==> flow/design.v <==
module p_datapath
	(clk, counter, data_ina, data_inb, data_rdy,key_ina, key_inb, cipher_out);
input clk, data_ina, data_inb;
input [1:0] data_rdy;
input [7:0] counter;
input [63:0] key_ina, key_inb;	
output [127:0] cipher_out;
wire [63:0] Xout_a, Xout_b, Yout_a, Yout_b;
data_share2 share_a(.clk(clk), .data_rdy(data_rdy), .counter(counter[0]), .data_in(data_ina), 
						 .key_in(key_ina), .X_out(Xout_a), .Y_out(Yout_a), .Y_in(Yout_b));				 
data_share2 share_b(.clk(clk), .data_rdy(data_rdy), .counter(counter[0]), .data_in(data_inb), 
						 .key_in(key_inb), .X_out(Xout_b), .Y_out(Yout_b), .Y_in(Yout_a));
wire [127:0] res1, res2;
reg sel1, sel2;
always @(*) begin
	if (134 <= counter) begin
		sel1 <= 1;
		sel2 <= 1;
	end
	else begin		
		sel1 <= 0;
		sel2 <= 0;
	end
end
quick_mux_128 SHARE_A_OUT_MUX_128( .in1({Xout_a, Yout_a}), .in2(128'd0), .out(res1), .sel(sel1) );
quick_mux_128 SHARE_B_OUT_MUX_128( .in1({Xout_b, Yout_b}), .in2(128'd0), .out(res2), .sel(sel2) );
assign cipher_out = res1 ^ res2;
endmodule  
module data_share2(clk, data_rdy, counter, data_in,key_in, X_out, Y_out, Y_in);
input clk, counter, data_in;
input [63:0] key_in;
input [1:0] data_rdy;	
input [63:0] Y_in;
output [63:0] X_out, Y_out;
reg [63:0] X, Y;
wire [63:0] XL1_1, XL2_1, XL8_1;
assign XL1_1 = {X[62:0], X[63]}; 
assign XL2_1 = {X[61:0], X[63:62]}; 
assign XL8_1 = {X[55:0], X[63:56]}; 
wire [63:0] YL1_1, YL8_2;
assign YL1_1 = {Y[62:0], Y[63]}; 
assign YL8_2 = {Y_in[55:0], Y_in[63:56]}; 
wire [63:0] sout1, sout2;
sub1 s1(Y, XL2_1, XL8_1, XL1_1, sout1);
sub1 s2(X, key_in, YL1_1, YL8_2, sout2);
always@(posedge clk)
begin
   if(data_rdy ==1) begin
		{X, Y} <= {data_in, X, Y[63:1]};
	end
	else if(data_rdy ==3) begin			
		if (counter == 1'b0) begin							
			X <= sout1 ;
			Y <= X;
		end
		else begin
			X <= sout2;
		end
	end
end
assign X_out = X;
assign Y_out = Y;
endmodule
module sub1(i1, i2, i3, i4, o1);
input [63:0] i1, i2, i3, i4;
output [63:0] o1;
wire [63:0] andout;
and4 a1(i3[3:0], i4[3:0], andout[3:0]);
and4 a2(i3[7:4], i4[7:4], andout[7:4]);
and4 a3(i3[11:8], i4[11:8], andout[11:8]);
and4 a4(i3[15:12], i4[15:12], andout[15:12]);
and4 a5(i3[19:16], i4[19:16], andout[19:16]);
and4 a6(i3[23:20], i4[23:20], andout[23:20]);
and4 a7(i3[27:24], i4[27:24], andout[27:24]);
and4 a8(i3[31:28], i4[31:28], andout[31:28]);
and4 a9(i3[35:32], i4[35:32], andout[35:32]);
and4 a10(i3[39:36], i4[39:36], andout[39:36]);
and4 a11(i3[43:40], i4[43:40], andout[43:40]);
and4 a12(i3[47:44], i4[47:44], andout[47:44]);
and4 a13(i3[51:48], i4[51:48], andout[51:48]);
and4 a14(i3[55:52], i4[55:52], andout[55:52]);
and4 a15(i3[59:56], i4[59:56], andout[59:56]);
and4 a16(i3[63:60], i4[63:60], andout[63:60]);
assign o1 = i1 ^ i2 ^ andout;
endmodule
module and4(a1, a2, andout);
input [3:0] a1,a2;
output [3:0] andout;
assign andout = a1 & a2;
endmodule
module quick_mux_128(in1, in2, out, sel);
input [127:0] in1,in2;
input sel;
output [127:0] out;
assign out = sel?(in1):in2;
endmodule	
`timescale 1ns / 1ps
module p_keysch10(clk, counter, data_in, data_rdy, key_out);
input clk, data_in;
input [1:0] data_rdy;
input [7:0] counter;
output [63:0] key_out;
reg [63:0] KX, KY;
localparam [0:67] Z = 68'b10101111011100000011010010011000101000010001111110010110110011101011;
localparam [63:0] c = 64'hfffffffffffffffc;
always@(posedge clk)
begin
	if(data_rdy == 2) begin
		{KX, KY} <= {data_in, KX, KY[63:1]};
	end
	else if(data_rdy == 3) begin
		if(counter[0] == 1'b1) begin
			KX <= c ^ Z[counter[7:1]] ^ KY ^ {KX[2:0],KX[63:3]} ^ {KX[3:0],KX[63:4]};
			KY <= KX;
		end
	end
end
assign key_out = KY ;
endmodule
`timescale 1ns / 1ps
module p_keysch11(clk, counter, data_in, data_rdy, key_out);
input clk, data_in;
input [1:0] data_rdy;
input [7:0] counter;
output [63:0] key_out;
reg [63:0] KX, KY;
always@(posedge clk)
begin
	if(data_rdy ==2) begin
		{KX, KY} <= {data_in, KX, KY[63:1]};
	end
	else if(data_rdy ==3) begin
		if(counter[0] == 1'b1) begin
			KX <= KY ^ {KX[2:0],KX[63:3]} ^ {KX[3:0],KX[63:4]};
			KY <= KX;
		end
	end
end
assign key_out = KY ;
endmodule
`timescale 1ns / 1ps
module simon2share(clk, data_ina, data_inb, data_rdy, cipher_out, Done);
input clk;
input data_ina, data_inb;
input [1:0] data_rdy;
output [127:0] cipher_out;
output reg Done;
reg [7:0] counter;
wire [63:0] keya, keyb;
always@(posedge clk)
begin
	if(data_rdy==0) begin
		counter <= 0;
	end
	else if(data_rdy ==3) begin			
		counter <= counter + 1;
	end
end
always @(posedge clk) begin
	if(data_rdy == 3 && (counter == 135))
		Done <= 1;			
	else
		Done <= 0;
end
p_datapath mydatapath(.clk(clk), .counter(counter), 
							 .data_ina(data_ina), .data_inb(data_inb),
							 .data_rdy(data_rdy), 
							 .key_ina(keya), .key_inb(keyb), 
							 .cipher_out(cipher_out));
p_keysch10 mykeysch_a(.clk(clk), .counter(counter), 
							 .data_in(data_ina), .data_rdy(data_rdy), .key_out(keya));
p_keysch11 mykeysch_b(.clk(clk), .counter(counter), 
							 .data_in(data_inb), .data_rdy(data_rdy), .key_out(keyb));						 
endmodule
Step by step through the tools: simon2share
What the tools print for simon2share, step after step.
Line numbers count from 1 in the design file above.
Operators: Yosys type, input widths -> output width; for muxes data width and select width s.
Library cell names are shortened.
The mark -- stands for no value.
- top module: simon2share
- clock port: clk
- standard-cell library: sky130hd
- timing corner: tt_025C_1v80

Elaborated design
Counts by Yosys on the flattened word-level netlist (proc, flatten, opt, wreduce; memories kept). Register bits leave out memories and registers merged into their read ports (data or address). Print and check cells are left out. Cells with the same type and inputs are merged into one.
- bits in registers: 521
- latch bits at 0
- RAM bits: 0
- memory bits (read-only): 0
- word width x clocked read ports at 0
- noted memories kept: 0
- bits of input ports at 5
- output and inout port bits: 129
- elaborated cells at 132
- add/subtract/negate cells at 2
- multiply operators at 0
- divide/modulo/power cells at 0
- magnitude comparators: 1
- equality and inequality tests at 5
- noted shifts and indexed selects: 1
- multiplexer cells at 28
- noted bitwise logic cells: 78
- noted reductions and logical operators: 7
- operators with widths (cell ; number):
    $mux 64 ; 24
    $xor 64x64->64 ; 13
    $and 4x4->4 ; 64
    $mux 128 ; 2
    $xor 128x128->128 ; 1
    $shiftx 68x32->1 const A ; 1
    $sub 7x7->8 const A ; 1
    $add 8x1->8 const B ; 1
    $le 8x8->1 const A ; 1
    $eq 8x8->1 const B ; 1
    $reduce_bool 2->1 ; 3
    $eq 2x2->1 const B ; 2
    $reduce_and 2->1 ; 2
    $eq 2x1->1 const B ; 1
    $ne 2x1->1 const B ; 1
    $logic_not 2->1 ; 1
    $mux 1 ; 2
    $logic_and 1x1->1 ; 1

Longest topological paths
Yosys ltp: most cells in a row. Word level: on the elaborated netlist, between registers, memories and ports. Mapped: between sequential cells and ports; inverters and the memories' decode and read muxes count.
- depth in word-level cells at 8
- ABC_AREA at 0
- noted gate-level depth with buffers: 11
- gate-level depth less buffers at 7

Mapped cells and area
Yosys stat after the flow's synthesis: flattened, memories mapped to cells. It holds for the ABC_AREA given above (unset counts as 0); a run with the other value may have another netlist.
Totals and module areas in this step are rounded.
- standard cells after synthesis at 3439
- mapped area: 0.0327 mm^2
- sequential area at 0.0156 mm^2
- flip-flop cells at 521
- noted buffers: 279
- cell types (type ; number ; area in all (um^2)):
    edfxtp_1 ; 512 ; 1.54E+04
    xnor2_1 ; 708 ; 6.2E+03
    nand2_1 ; 843 ; 3.16E+03
    xor2_1 ; 196 ; 1.72E+03
    mux2_2 ; 128 ; 1.44E+03
    nor2_1 ; 326 ; 1.22E+03
    o21ai_0 ; 199 ; 995.955
    a21oi_1 ; 191 ; 955.917
    clkbuf_1 ; 250 ; 938.4
    dfxtp_1 ; 9 ; 180.173
    buf_2 ; 19 ; 95.091
    ha_1 ; 4 ; 50.048
    buf_1 ; 9 ; 33.782
    nand3_1 ; 5 ; 25.024
    a32o_1 ; 2 ; 20.019
    mux2i_1 ; 2 ; 20.019
    nor2b_1 ; 3 ; 18.768
    a311oi_1 ; 2 ; 17.517
Not listed: further types 22, cells in them 31.
By module: a second synthesis without flattening, with its own total; a netlist apart from the flattened one above.
- cell total of the unflattened synthesis at 2656
- noted area (unflattened synthesis): 0.0393 mm^2
Each row is one instance without its submodules.
- modules (module ; instances ; cells ; area (mm^2) ; sequential area (mm^2)):
    data_share2 ; 2 ; 344 ; 0.00635 ; 0.00384
    p_keysch11 ; 1 ; 337 ; 0.00739 ; 0.00384
    p_keysch10 ; 1 ; 650 ; 0.00669 ; 0.00384
    sub1 ; 4 ; 64 ; 0.00152 ; 0
    quick_mux_128 ; 2 ; 142 ; 0.00162 ; 0
    and4 ; 64 ; 4 ; 0.000025 ; 0
    p_datapath ; 1 ; 132 ; 0.00115 ; 0
    simon2share ; 1 ; 53 ; 0.000462 ; 0.00018

Timing after synthesis
Source: OpenSTA report_checks on the synthesized netlist (no wires, ideal clock, input and output delay 20% of the period each), path of least setup slack; recovery checks are left aside. Register names are those of the netlist, which keeps one name where synthesis merged equal registers.
- path type: in2reg
- start: input port data_rdy[1]
- end: register mykeysch_a.KX[0]
- noted period: 5.0 ns
- noted external input delay: 1.000 ns
- setup time at 1.262 ns
- time at the first pin: 1.000 ns
- noted arrival: 19.706 ns
- noted data required time: 3.738 ns
- slack at -15.968 ns
- path delay at 19.968 ns
- driving pins on the path: 2
- noted buffers on the path: 1
- synthesis period reached at 20.968 ns
"path delay" is the arrival time less input delay plus setup time.
"driving pins on the path": output pins that drive a net of the path, with the launching flip-flop's if there is one; two outputs of one cell count as two.
"synthesis period reached" = period - worst setup slack (recovery checks aside). The figure is calculated, with input and output delays left at 20% of the set period.
Between the ends stands the longest chain of elaborated cells between them, by number of cells; it is not shown to be the way that was timed. Of several equally long chains one is given.
Each line given opens the expression or statement behind the cell; cells for indexed reads and writes are added by Yosys, which also makes memories of some case tables.
The path ends at the enable pin of a flip-flop; only ways to that pin are counted.
- cell sequence: clkbuf_1 a21boi_0
- cells in the longest elaborated chain at 3
- elaborated cells on any way between the ends: 5
- classes of those cells: eq/ne: 2; reduce/logical: 3
- ends and longest elaborated chain, post-synthesis (element ; RTL line ; text):
    from (decl) ; 145 ; input [1:0] data_rdy;
    $eq 2x2->1 ; 111 ; else if(data_rdy == 3) begin
    $reduce_bool 2->1 ; -- ;
    $reduce_and 2->1 ; -- ;
    to (assign) ; 113 ; KX <= c ^ Z[counter[7:1]] ^ KY ^ {KX[2:0],KX[63:3]} ^ {KX[3:0],KX[63:4]};
    to (decl) ; 103 ; reg [63:0] KX, KY;

Worst path after layout
Path of least setup slack in the final report of run A (OpenROAD, finished layout, wires in). Where an end is a register, its clock arrival counts in the times.
- path type: reg2out
- start: register counter[0]
- end: output port cipher_out[98]
- noted period: 5.0 ns
- external output delay at 1.00 ns
- time at the first pin: 0.63 ns
- noted arrival: 3.78 ns
- noted data required time: 4.00 ns
- slack at 0.22 ns
- driving pins on the path: 13
- noted buffers on the path: 6
Between the ends stands the longest chain of elaborated cells between them, by number of cells; it is not shown to be the way that was timed. Of several equally long chains one is given.
- cell sequence: dfxtp_1 buf_4 buf_8 inv_1 ha_1 o21ai_0 nand2_1 nand2_1 buf_4 buf_16 clkbuf_2 nor2_1 clkdlybuf4s50_1
- cells in the longest elaborated chain at 4
- elaborated cells on any way between the ends: 5
- noted source lines of those cells: 3
- classes of those cells: compare: 1; mux: 3; logic: 1
- ends and longest elaborated chain, after layout (element ; RTL line ; text):
    from (decl) ; 148 ; reg [7:0] counter;
    from (assign) ; 153 ; counter <= 0;
    from (assign) ; 156 ; counter <= counter + 1;
    $le 8x8->1 ; 16 ; if (134 <= counter) begin
    $mux 1 ; 16 ;
    $mux 128 ; 95 ; assign out = sel?(in1):in2;
    $xor 128x128->128 ; 27 ; assign cipher_out = res1 ^ res2;
    to (decl) ; 146 ; output [127:0] cipher_out;

## Implementation results

Design simon2share on sky130hd. What follows are 5 stored runs of the flow, each under its own settings; their order means nothing. The constraints put input and output delay at 20% of the set period each and load the outputs with 0.01 pF.
"period achieved" is the run's clock period less its worst setup slack. It is reckoned from that one timing run; input and output delays stay at 20% of the period that was set.
"time of the worst setup path": the worst setup path's part of the clock period (all of it between registers, 20% less for each end at a port) less its slack. A launch clock that arrives late makes it longer, a capture clock that arrives late makes it shorter.
"total power after layout": no workload was simulated; the value follows from the tool's default switching activity.
Values from the reports are rounded here.

Run A
Settings were CAP_MARGIN = 25; CELL_PAD_IN_SITES_DETAIL_PLACEMENT = 0; CORE_ASPECT_RATIO = 1.97; CORE_MARGIN = 7; CORE_UTILIZATION = 40; CTS_CLUSTER_SIZE = 100; GPL_ROUTABILITY_DRIVEN = 1; GPL_TIMING_DRIVEN = 0; HOLD_SLACK_MARGIN = -0.07; MAX_ROUTING_LAYER = met5; MIN_ROUTING_LAYER = met2; PLACE_DENSITY = 0.6; SLEW_MARGIN = 25; period_ns = 5.0
- die outline area at 0.0904 mm^2
- worst hold slack in the final report at 0.615 ns
- total power after layout: 0.0215 W
- Yosys chip area after synthesis: 0.0327 mm^2
- setup slack of the worst path at 0.221 ns
- noted the time of the worst setup path: 3.78 ns
- critical path type: reg2out
- noted the final utilization: 46.4 %
- setup total negative slack: 0.000 ns
- period achieved at 4.779 ns
- noted the standard-cell area after routing: 0.0377 mm^2

Run B
Settings were ABC_AREA = 1; CAP_MARGIN = 15; CELL_PAD_IN_SITES_GLOBAL_PLACEMENT = 0; CORE_ASPECT_RATIO = 1.79; CORE_UTILIZATION = 28; CTS_CLUSTER_DIAMETER = 323; HOLD_SLACK_MARGIN = 0.01; MAX_ROUTING_LAYER = met4; PLACE_DENSITY_LB_ADDON = 0.07; SETUP_SLACK_MARGIN = 0.33; period_ns = 3.88; CORE_MARGIN = 2; SLEW_MARGIN = 20
- setup total negative slack: 0.000 ns
- Yosys chip area after synthesis: 0.0335 mm^2
- die outline area at 0.122 mm^2
- noted the final utilization: 32.1 %
- total power after layout: 0.0235 W
- noted the standard-cell area after routing: 0.0381 mm^2
- period achieved at 3.482 ns
- noted the time of the worst setup path: 2.71 ns
- critical path type: reg2out
- setup slack of the worst path at 0.398 ns
- worst hold slack in the final report at 0.491 ns

Run C
Settings were ABC_AREA = 1; CAP_MARGIN = 15; CELL_PAD_IN_SITES_DETAIL_PLACEMENT = 1; CELL_PAD_IN_SITES_GLOBAL_PLACEMENT = 0; CORE_ASPECT_RATIO = 1.79; CORE_UTILIZATION = 28; CTS_CLUSTER_DIAMETER = 323; CTS_CLUSTER_SIZE = 16; GPL_ROUTABILITY_DRIVEN = 0; MAX_ROUTING_LAYER = met4; PLACE_DENSITY_LB_ADDON = 0.07; SETUP_SLACK_MARGIN = 0.33; SLEW_MARGIN = 5; period_ns = 3.88; CORE_MARGIN = 2
- die outline area at 0.122 mm^2
- period achieved at 3.451 ns
- Yosys chip area after synthesis: 0.0335 mm^2
- setup total negative slack: 0.000 ns
- noted the standard-cell area after routing: 0.0377 mm^2
- worst hold slack in the final report at 0.510 ns
- noted the time of the worst setup path: 2.68 ns
- critical path type: reg2out
- setup slack of the worst path at 0.429 ns
- noted the final utilization: 31.8 %
- total power after layout: 0.0222 W

Run D
Settings were CORE_UTILIZATION = 40; PLACE_DENSITY = 0.6; period_ns = 4.5; CAP_MARGIN = 20; CORE_MARGIN = 2; SLEW_MARGIN = 20
- total power after layout: 0.023 W
- setup slack of the worst path at 0.429 ns
- noted the final utilization: 45.6 %
- noted the time of the worst setup path: 3.17 ns
- critical path type: reg2out
- setup total negative slack: 0.000 ns
- die outline area at 0.0841 mm^2
- worst hold slack in the final report at 0.608 ns
- noted the standard-cell area after routing: 0.0368 mm^2
- Yosys chip area after synthesis: 0.0327 mm^2
- period achieved at 4.071 ns

Run E
Settings were ABC_AREA = 0; CELL_PAD_IN_SITES_DETAIL_PLACEMENT = 1; CORE_ASPECT_RATIO = 1.4; CORE_UTILIZATION = 41; CTS_CLUSTER_DIAMETER = 196; CTS_CLUSTER_SIZE = 73; GPL_ROUTABILITY_DRIVEN = 1; PLACE_DENSITY_LB_ADDON = 0.04; period_ns = 5.79; CAP_MARGIN = 20; CORE_MARGIN = 2; SLEW_MARGIN = 20
- setup slack of the worst path at 0.805 ns
- noted the standard-cell area after routing: 0.0351 mm^2
- total power after layout: 0.0159 W
- Yosys chip area after synthesis: 0.0327 mm^2
- worst hold slack in the final report at 0.620 ns
- period achieved at 4.985 ns
- noted the time of the worst setup path: 3.83 ns
- critical path type: reg2out
- setup total negative slack: 0.000 ns
- noted the final utilization: 44.3 %
- die outline area at 0.0821 mm^2
